==> flow/design.v <==
`timescale 1ns / 1ps
module debounce_one_shot(
    input CLK,
    input EN,
    input RST,
    input BTN,
    output logic DB_BTN
    );
    localparam logic [7:0] c_LOW_GOING_HIGH_CLOCKS = 8'h19;  
    localparam logic [7:0] c_HIGH_GOING_LOW_CLOCKS = 8'h33;  
    localparam logic [7:0] c_ONE_SHOT_CLOCKS       = 8'h01;  
    typedef enum { ST_init, ST_BTN_low, ST_BTN_low_to_high, ST_BTN_high, ST_BTN_high_to_low, ST_one_shot} STATES;
    STATES NS, PS;
    logic [7:0] s_db_count;
    logic s_count_rst, s_count_inc;
    always_ff @(posedge CLK) begin
        if (RST == 1'b1)
            s_db_count <= 8'h00;
        else if (EN == 1'b1) begin
            if (s_count_rst == 1'b1)
                s_db_count <= 8'h00;
            else if (s_count_inc == 1'b1)
                s_db_count <= s_db_count + 1;
        end
    end
    always_ff @(posedge CLK) begin
       if (RST == 1'b1)
           PS <= ST_init;
       else if (EN == 1'b1)
           PS <= NS; 
    end
    always_comb begin
        NS = ST_init;
        DB_BTN = 1'b0;
        s_count_rst = 1'b0;
        s_count_inc = 1'b0;
        case (PS)
            ST_init: begin           
                NS = ST_BTN_low;
                DB_BTN = 1'b0;
                s_count_rst = 1'b1;
            end
            ST_BTN_low: begin    
                if (BTN == 1'b1) begin        
                    NS = ST_BTN_low_to_high;  
                    s_count_inc = 1'b1;        
                end
                else begin
                    NS = ST_BTN_low;         
                    s_count_rst = 1'b1;
                end
            end
            ST_BTN_low_to_high: begin    
                if (BTN == 1'b1) begin   
                    if (s_db_count == c_LOW_GOING_HIGH_CLOCKS) begin 
                        NS = ST_BTN_high;
                        s_count_rst = 1'b1;
                    end
                    else begin           
                        NS = ST_BTN_low_to_high;
                        s_count_inc = 1'b1;
                    end
                end
                else begin               
                    NS = ST_BTN_low;
                    s_count_rst = 1'b1;
                end
            end
            ST_BTN_high: begin           
                if (BTN == 1'b1) begin 
                    NS = ST_BTN_high;
                    s_count_rst = 1'b1;
                end
                else begin               
                    NS = ST_BTN_high_to_low;
                    s_count_inc = 1'b1;
                end
            end
            ST_BTN_high_to_low: begin
                if (BTN == 1'b0) begin   
                    if (s_db_count == c_HIGH_GOING_LOW_CLOCKS) begin 
                        NS = ST_one_shot;
                        s_count_rst = 1'b1;
                    end
                    else begin           
                        NS = ST_BTN_high_to_low;
                        s_count_inc = 1'b1;
                    end
                end
                else begin               
                    NS = ST_BTN_high;
                    s_count_rst = 1'b1;
                end 
            end
            ST_one_shot: begin   
                if (s_db_count == c_ONE_SHOT_CLOCKS) begin  
                    NS = ST_init;
                    s_count_rst = 1'b1;
                    DB_BTN = 1'b0;
                end
                else begin               
                    NS = ST_one_shot;
                    s_count_inc = 1'b1;
                    DB_BTN = 1'b1;
                end
            end
            default: begin               
                NS = ST_init;
                s_count_rst = 1'b1;
                s_count_inc = 1'b0;
                DB_BTN = 1'b0;
            end
        endcase
    end
endmodule
`timescale 1ns / 1ps
module position_mover(   
    input RBTN,  
    input LBTN,  
    input clock,
    input en,
    input reset,
    input rst,
    output [2:0] columnPosition
    );
    logic [2:0] position;
    always_ff @(posedge clock) begin
        if (reset)
            position <= 3'b011;
        else if (!en)
            position <= position;
        else if (rst)
            position <= 3'b011;
        else begin
            if(RBTN && !LBTN && position < 6)        
                position <= position + 1;
            else if (LBTN && !RBTN && position > 0)  
                position <= position - 1;
        end
    end   
    assign columnPosition = position;  
endmodule
`timescale 1ns / 1ps
module game_state(
    input clock,
    input en,                                
    input reset,                             
    input rst,                               
    input select,                            
    input [2:0] columnPosition,
    output logic [7:0][7:0] green_grid,        
    output logic [7:0][7:0] blue_grid        
    );
    reg turn;     
    always_ff @ (posedge clock) begin 
        if (reset)
            turn <= 0;
        else if (!en)
            turn <= turn;
        else if (rst)                                 
            turn <= 0;
        else begin
            if (select)                          
                turn <= ~turn;
        end
    end
    reg [7:0] topRow;
    always_comb begin
        case (columnPosition)
            3'b000: topRow = 8'b01111111;                
            3'b001: topRow = 8'b10111111;                
            3'b010: topRow = 8'b11011111;
            3'b011: topRow = 8'b11101111;
            3'b100: topRow = 8'b11110111;
            3'b101: topRow = 8'b11111011;
            3'b110: topRow = 8'b11111101;
            default: topRow = 8'b11111111;
        endcase;
    end
    reg [6:0][2:0] columnCount;                  
    always_ff @ (posedge clock) begin
        if (reset) begin
            for(int i = 0; i < 7; i ++) begin 
                columnCount[i] <= 3'b000; 
            end
        end
        else if (!en) begin
        end
        else if (rst) begin                                 
            for(int i = 0; i < 7; i ++) begin 
                columnCount[i] <= 3'b000; 
            end
        end    
        else begin
            if(select && columnCount[columnPosition] < 5)   
                columnCount[columnPosition] <= columnCount[columnPosition] + 1;
        end
    end
    always_ff @ (posedge clock) begin
      if (reset) begin
        for(int i = 0; i < 8; i++) begin
            green_grid[i] <= 8'b11111111;
            blue_grid[i] <= 8'b11111111;
        end
      end
      else if (en) begin
        case (turn)
            (1'b0): begin 
                    green_grid[0] <= topRow;
                    blue_grid[0] <= 8'b11111111;
             end
            (1'b1): begin
                blue_grid[0] <= topRow;
                green_grid[0] <= 8'b11111111;
             end
        endcase
        if (rst) begin                           
            for(int i = 1; i < 8; i++) begin
                green_grid[i] <= 8'b11111111;
                blue_grid[i] <= 8'b11111111;
            end
        end 
        else begin
            if (select) begin                    
                case (turn)
                    (1'b0):  green_grid[7 - columnCount[columnPosition]][7 - columnPosition] <= 1'b0; 
                    (1'b1): blue_grid[7 - columnCount[columnPosition]][7 - columnPosition] <= 1'b0;
                endcase
            end
        end
      end
    end
endmodule
`timescale 1ns / 1ps
module matrix_driver(
    input clock,  
    input en,
    input reset,
    input [7:0][7:0] green_grid, blue_grid,        
    output logic [7:0] green_driver, blue_driver, row_driver    
    );
    logic [2:0] count;                           
    always_ff @ (posedge clock) begin
        if (reset)
            count <= 3'b000;
        else if (en)
            count <= count + 3'b001;
    end
    always @ (*)  begin                           
        case (count)                             
            3'b000: row_driver = 8'b00000001;        
            3'b001: row_driver = 8'b00000010;       
            3'b010: row_driver = 8'b00000100;
            3'b011: row_driver = 8'b00001000;
            3'b100: row_driver = 8'b00010000;
            3'b101: row_driver = 8'b00100000;
            3'b110: row_driver = 8'b01000000;
            3'b111: row_driver = 8'b10000000;
            default: row_driver = 8'b00000000;
        endcase
    end
    assign green_driver = green_grid[count];         
    assign blue_driver = blue_grid[count];
endmodule
`timescale 1ns / 1ps
module connect_four(
    input clock,
    input reset,                        
    input rbtn, lbtn, mbtn, bbtn,
    output logic [7:0] row, greenColumn, blueColumn  
    );
    logic inter_clock, db_mbtn, db_bbtn, db_lbtn, db_rbtn;
    logic [7:0][7:0] blue_gridTest, green_gridTest;
    logic [2:0] position;
    logic [7:0] topRow;
    clk_div MYCLOCK (
        .clk(clock),
        .reset(reset),
        .sclk(inter_clock)
    );   
    debounce_one_shot debouncer1 (
        .CLK(clock),
        .EN(inter_clock),
        .RST(reset),
        .BTN(mbtn),
        .DB_BTN(db_mbtn)
    );
    debounce_one_shot debouncer2 (
        .CLK(clock),
        .EN(inter_clock),
        .RST(reset),
        .BTN(bbtn),
        .DB_BTN(db_bbtn)
    );
    debounce_one_shot debouncer3 (   
        .CLK(clock),
        .EN(inter_clock),
        .RST(reset),
        .BTN(rbtn),
        .DB_BTN(db_rbtn)
    );
    debounce_one_shot debouncer4 (   
        .CLK(clock),
        .EN(inter_clock),
        .RST(reset),
        .BTN(lbtn),
        .DB_BTN(db_lbtn)
    );
    position_mover mover(
        .RBTN(db_rbtn),
        .LBTN(db_lbtn),
        .rst(db_bbtn),
        .clock(clock),
        .en(inter_clock),
        .reset(reset),
        .columnPosition(position)
    );
    game_state game(
        .clock(clock),
        .en(inter_clock),
        .reset(reset),
        .rst(db_bbtn),
        .select(db_mbtn),
        .columnPosition(position),
        .green_grid(green_gridTest),
        .blue_grid(blue_gridTest)
    );
    matrix_driver driver (
        .clock(clock),
        .en(inter_clock),
        .reset(reset),
        .blue_grid(blue_gridTest),
        .green_grid(green_gridTest),
        .green_driver(greenColumn),
        .blue_driver(blueColumn),
        .row_driver(row)
    );
endmodule
module clk_div (
    input clk,
    input reset,
    output sclk
    );
  localparam integer MAX_COUNT = 60; 
  integer div_cnt;
  reg tmp_clk; 
   always @ (posedge clk)              
   begin
         if (reset)
         begin
            tmp_clk <= 0;
            div_cnt <= 0;
         end else if (div_cnt == MAX_COUNT) 
         begin
            tmp_clk <= ~tmp_clk; 
            div_cnt <= 0;
         end else
            div_cnt <= div_cnt + 1;  
   end 
   assign sclk = (div_cnt == MAX_COUNT) && !tmp_clk; 
endmodule
Reports on connect_four
The steps from the RTL of connect_four to its reports follow in flow order.
Lines are those of the file above, counted from 1.
Cell names lack the library's common part.
Not given: -

inputs
  design top = connect_four
  clock port = clock
  library = sky130hd
  corner = tt_025C_1v80

Word-level counts
Counts by Yosys on the flattened word-level netlist (proc, flatten, opt, wreduce; memories kept). Print and check cells are left out.
Yosys's memory passes give these memory sizes; they may raise the number of words (mostly to a power of two), join words into wider ones and drop unused or constant bits.

word-level totals
  bits of input ports = 6
  memories = 1
  clocked read ports x word width = 8
  ROM bits = 64
  register bits after elaboration = 349

cells by class
  $mul = 1
  bitwise gates (word level) = 10
  shift-type cells = 7
  add/sub/neg operators = 14
  order comparisons = 3
  equal/unequal tests = 41
  mux-type cells = 142
  reduce/logical cells = 31

memories
  memory           words  bits a word  rd ports  write ports  RTL line  source
  (no name shown)  8      8            1         0            250       case (count)

operators with widths
  kind                                                               number
  32-bit case mux with 6-bit select                                  4
  32-bit by 2-bit == test with 1-bit output with constant B          8
  32-bit by 3-bit == test with 1-bit output with constant B          8
  64-bit case mux with 2-bit select                                  2
  32-bit 2-to-1 mux                                                  8
  8-bit 2-to-1 mux                                                   28
  1-bit by 33-bit variable shift with 64-bit output with constant A  2
  32-bit by 1-bit == test with 1-bit output with constant B          4
  32-bit zero test                                                   4
  64-bit AND                                                         2
  64-bit bitwise OR                                                  2
  64-bit by 7-bit indexed select with 8-bit output                   2
  64-bit 2-to-1 mux                                                  2
  32-bit negator with 33-bit output                                  2
  64-bit NOT                                                         1
  1-bit 2-to-1 mux                                                   62
  3-bit 2-to-1 mux                                                   20
  8-bit case mux with 7-bit select                                   1
  1-bit case mux with 5-bit select                                   8
  3-bit by 33-bit variable shift with 21-bit output                  1
  3-bit by 33-bit variable shift with 21-bit output with constant A  1
  21-bit by 32-bit indexed select with 3-bit output                  1
  32-bit by 2-bit adder with 32-bit output with constant B           1
  32-bit adder                                                       1
  32-bit by 7-bit == test with 1-bit output with constant B          1
  8-bit by 1-bit adder with 8-bit output with constant B             4
  8-bit by 1-bit == test with 1-bit output with constant B           4
  8-bit by 5-bit == test with 1-bit output with constant B           4

Not listed: further kinds 26, cells in them 61.

Depth
Yosys ltp: most cells in a row. Word level: on the elaborated netlist, between registers, memories and ports. Mapped: between sequential cells and ports; inverters and the memories' decode and read muxes count.

logic depth
  depth in word-level cells = 12
  ABC_AREA = 0
  depth in mapped cells = 18
  mapped depth without buffers = 14

Synthesis result
The flow's flattened synthesis, as Yosys stat reports it; memories are mapped. The netlist is that of the ABC_AREA named above (0 if unset); the other value can give another one.
The area totals of this step are shown rounded.

cell types
  cell      number  area in all (µm²)
  dfxtp_1   253     5.06E+03
  mux4_2    34      765.734
  a21oi_1   144     720.691
  nor2_1    182     683.155
  nand2_1   106     397.882
  nand3_1   54      270.259
  ha_1      21      262.752
  xor2_1    28      245.235
  mux2_2    17      191.434
  mux2i_1   19      190.182
  clkbuf_1  47      176.419
  o21ai_0   35      175.168
  nor3_1    33      165.158
  and3_1    24      150.144
  or3_1     24      150.144
  o22a_1    17      148.893
  buf_2     29      145.139
  a31o_2    14      122.618

Other cell types: 62; their cells: 291.

mapped netlist
  synthesis area = 12200 µm²
  flip-flop cells = 253
  standard cells after synthesis = 1372

By module: a second synthesis without flattening, with its own total; a netlist apart from the flattened one above.

unflattened totals
  cells (unflattened synthesis) = 1491
  area total of the unflattened synthesis = 13200 µm²

Rows give one instance, submodules left out.

modules
  module             cells  sequential area (µm²)  area (µm²)  instances
  game_state         747    3000                   6310        1
  debounce_one_shot  110    280                    896         4
  clk_div            195    661                    1700        1
  matrix_driver      86     220                    1410        1
  position_mover     23     60.1                   211         1
  connect_four       0      0.0                    0.0         1

Path before layout
Path of least setup slack by OpenSTA after synthesis, without wires, with an ideal clock, recovery checks aside; 20% of the period is set as input and as output delay. Where synthesis merged equal registers, the netlist keeps one of their names.

timing after synthesis
  kind = register -> output
  from = register driver.count[1]
  to = output blueColumn[0]
  data arrival time = 2251 ps
  path buffers = 3
  output delay = 2000 ps
  launch time at the first pin = 0 ps
  clock period = 10000 ps
  delay of the path = 2251 ps
  setup slack = 5749 ps
  required time = 8000 ps
  driving pins on the path = 6
  period reached after synthesis = 4251 ps

"delay of the path" is the arrival time less input delay plus setup time.
At an output port there is no setup time.
"driving pins on the path" counts driving pins, that of a launching flip-flop among them; a cell with two outputs on the path counts twice.
"period reached after synthesis" is the clock period less the worst setup slack; recovery checks do not enter. This is arithmetic on one report: input and output delays are still those of the set period (20% each).
Between the ends stands the longest chain of elaborated cells between them, by number of cells; it is not shown to be the way that was timed. Of several equally long chains one is given.
Each line given opens the expression or statement behind the cell; cells for indexed reads and writes are added by Yosys, which also makes memories of some case tables.

between the ends, after synthesis
  cells stage by stage = dfxtp_1 clkbuf_1 clkbuf_1 clkbuf_1 mux4_2 mux2_2
  length of the longest elaborated chain = 1

ends and longest elaborated chain, after synthesis
  what                                              RTL line  source
  start: declaration                                242       logic [2:0] count;
  start: assignment                                 245       count <= 3'b000;
  start: assignment                                 247       count <= count + 3'b001;
  64-bit by 7-bit indexed select with 8-bit output  263       assign blue_driver = blue_grid[count];
  end: declaration                                  270       output logic [7:0] row, greenColumn, blueColumn

Timing after layout
From the final timing report of record 1: the path of least setup slack in the routed layout; clock arrival at registers is part of the times.
The path's times are printed in steps of 10 ps; the period is the one set.

timing after layout
  kind = register -> output
  from = register driver.count[1]
  to = output greenColumn[0]
  path buffers = 2
  launch time at the first pin = 530 ps
  data arrival time = 2910 ps
  required time = 8000 ps
  driving pins on the path = 5
  setup slack = 5090 ps
  clock period = 10000 ps
  output delay = 2000 ps

Between the ends stands the longest chain of elaborated cells between them, by number of cells; it is not shown to be the way that was timed. Of several equally long chains one is given.

between the ends, after layout
  cells stage by stage = dfxtp_2 buf_4 mux4_2 mux2_2 clkdlybuf4s50_1
  length of the longest elaborated chain = 1

ends and longest elaborated chain, after layout
  what                                              RTL line  source
  start: declaration                                242       logic [2:0] count;
  start: assignment                                 245       count <= 3'b000;
  start: assignment                                 247       count <= count + 3'b001;
  64-bit by 7-bit indexed select with 8-bit output  262       assign green_driver = green_grid[count];
  end: declaration                                  270       output logic [7:0] row, greenColumn, blueColumn

Add stored flow runs of connect_four

Record of 4 stored runs of the RTL-to-layout flow on connect_four, platform sky130hd. The runs are unordered. Constraints: input delay and output delay 20% of the set period each, output load 0.01 pF.
By "achieved clock period" is meant the clock period of the run minus its worst setup slack. This is arithmetic on one report: input and output delays are still those of the set period (20% each).
"worst setup path time": the worst setup path's part of the clock period (all of it between registers, 20% less for each end at a port) less its slack. A launch clock that arrives late makes it longer, a capture clock that arrives late makes it shorter.
"power" rests on the timing tool's default activity at the inputs, not on a simulated workload.
"worst setup path time" is known to 10 ps.
Values from the reports are rounded here.

Record 1
==> flow/run.sh <==
#!/bin/bash
# the make line also repeats the synthesis and layout settings of config.mk as NAME=value (left out here)
make -C /OpenROAD-flow-scripts/flow DESIGN_CONFIG=/design/flow/config.mk WORK_HOME=/design/flow/orfs CLKGATE_MAP_FILE= finish
==> flow/config.mk <==
export PLATFORM = sky130hd
export DESIGN_NAME = connect_four
export DESIGN_NICKNAME = connect_four
export VERILOG_FILES = /design/flow/design.v
export SDC_FILE = /design/flow/constraint.sdc
export NUM_CORES = 4
export LEC_CHECK = 0
export CAP_MARGIN = 20
export CORE_MARGIN = 2
export CORE_UTILIZATION = 40
export PLACE_DENSITY = 0.6
export SLEW_MARGIN = 20
==> flow/constraint.sdc <==
create_clock -name core_clock -period 10.0 [get_ports {clock}]
set_input_delay 2.0000 -clock core_clock [delete_from_list [all_inputs] [get_ports {clock}]]
set_output_delay 2.0000 -clock core_clock [all_outputs]
set_load 0.01 [all_outputs]

==> results of record 1 <==
chip area after synthesis (Yosys): 12200 µm²
die area: 32000 µm²
standard-cell area of the final layout: 13700 µm²
utilization: 45.0%
worst setup slack after layout: 5090 ps
total negative slack: 0 ps
worst hold slack: 462 ps
power: 2080 µW
achieved clock period: 4905 ps
worst setup path time: 2910 ps
worst setup path kind: register -> output

Record 2
==> flow/run.sh <==
#!/bin/bash
# the make line also repeats the synthesis and layout settings of config.mk as NAME=value (left out here)
make -C /OpenROAD-flow-scripts/flow DESIGN_CONFIG=/design/flow/config.mk WORK_HOME=/design/flow/orfs CLKGATE_MAP_FILE= finish
==> flow/config.mk <==
export PLATFORM = sky130hd
export DESIGN_NAME = connect_four
export DESIGN_NICKNAME = connect_four
export VERILOG_FILES = /design/flow/design.v
export SDC_FILE = /design/flow/constraint.sdc
export NUM_CORES = 4
export LEC_CHECK = 0
export ABC_AREA = 1
export CAP_MARGIN = 25
export CELL_PAD_IN_SITES_DETAIL_PLACEMENT = 2
export CORE_ASPECT_RATIO = 1.52
export CORE_MARGIN = 2
export CORE_UTILIZATION = 60
export CTS_CLUSTER_SIZE = 46
export GPL_ROUTABILITY_DRIVEN = 0
export GPL_TIMING_DRIVEN = 0
export HOLD_SLACK_MARGIN = 0.13
export MAX_ROUTING_LAYER = met5
export MIN_ROUTING_LAYER = met1
export PLACE_DENSITY = 0.6
export SLEW_MARGIN = 0
export TNS_END_PERCENT = 85
==> flow/constraint.sdc <==
create_clock -name core_clock -period 4.72 [get_ports {clock}]
set_input_delay 0.9440 -clock core_clock [delete_from_list [all_inputs] [get_ports {clock}]]
set_output_delay 0.9440 -clock core_clock [all_outputs]
set_load 0.01 [all_outputs]

==> results of record 2 <==
did not finish, placement stopped with DPL-0033

Record 3
==> flow/run.sh <==
#!/bin/bash
# the make line also repeats the synthesis and layout settings of config.mk as NAME=value (left out here)
make -C /OpenROAD-flow-scripts/flow DESIGN_CONFIG=/design/flow/config.mk WORK_HOME=/design/flow/orfs CLKGATE_MAP_FILE= finish
==> flow/config.mk <==
export PLATFORM = sky130hd
export DESIGN_NAME = connect_four
export DESIGN_NICKNAME = connect_four
export VERILOG_FILES = /design/flow/design.v
export SDC_FILE = /design/flow/constraint.sdc
export NUM_CORES = 4
export LEC_CHECK = 0
export ABC_AREA = 0
export CAP_MARGIN = 25
export CELL_PAD_IN_SITES_DETAIL_PLACEMENT = 2
export CELL_PAD_IN_SITES_GLOBAL_PLACEMENT = 2
export CORE_ASPECT_RATIO = 0.55
export CORE_MARGIN = 6
export CORE_UTILIZATION = 44
export CTS_CLUSTER_DIAMETER = 219
export GPL_TIMING_DRIVEN = 0
export HOLD_SLACK_MARGIN = -0.01
export MAX_ROUTING_LAYER = met4
export MIN_ROUTING_LAYER = met2
export PLACE_DENSITY_LB_ADDON = 0.3
export SETUP_SLACK_MARGIN = 0.41
export SLEW_MARGIN = 10
export TNS_END_PERCENT = 10
==> flow/constraint.sdc <==
create_clock -name core_clock -period 7.81 [get_ports {clock}]
set_input_delay 1.5620 -clock core_clock [delete_from_list [all_inputs] [get_ports {clock}]]
set_output_delay 1.5620 -clock core_clock [all_outputs]
set_load 0.01 [all_outputs]

==> results of record 3 <==
did not finish, routing stopped with GRT-0116

Record 4
==> flow/run.sh <==
#!/bin/bash
# the make line also repeats the synthesis and layout settings of config.mk as NAME=value (left out here)
make -C /OpenROAD-flow-scripts/flow DESIGN_CONFIG=/design/flow/config.mk WORK_HOME=/design/flow/orfs CLKGATE_MAP_FILE= finish
==> flow/config.mk <==
export PLATFORM = sky130hd
export DESIGN_NAME = connect_four
export DESIGN_NICKNAME = connect_four
export VERILOG_FILES = /design/flow/design.v
export SDC_FILE = /design/flow/constraint.sdc
export NUM_CORES = 4
export LEC_CHECK = 0
export CAP_MARGIN = 20
export CORE_MARGIN = 2
export CORE_UTILIZATION = 40
export PLACE_DENSITY = 0.6
export SLEW_MARGIN = 20
==> flow/constraint.sdc <==
create_clock -name core_clock -period 4.08 [get_ports {clock}]
set_input_delay 0.8160 -clock core_clock [delete_from_list [all_inputs] [get_ports {clock}]]
set_output_delay 0.8160 -clock core_clock [all_outputs]
set_load 0.01 [all_outputs]

==> results of record 4 <==
chip area after synthesis (Yosys): 12200 µm²
die area: 32000 µm²
standard-cell area of the final layout: 14100 µm²
utilization: 46.4%
worst setup slack after layout: 302 ps
total negative slack: 0 ps
worst hold slack: 444 ps
power: 5400 µW
achieved clock period: 3778 ps
worst setup path time: 3780 ps
worst setup path kind: register -> register
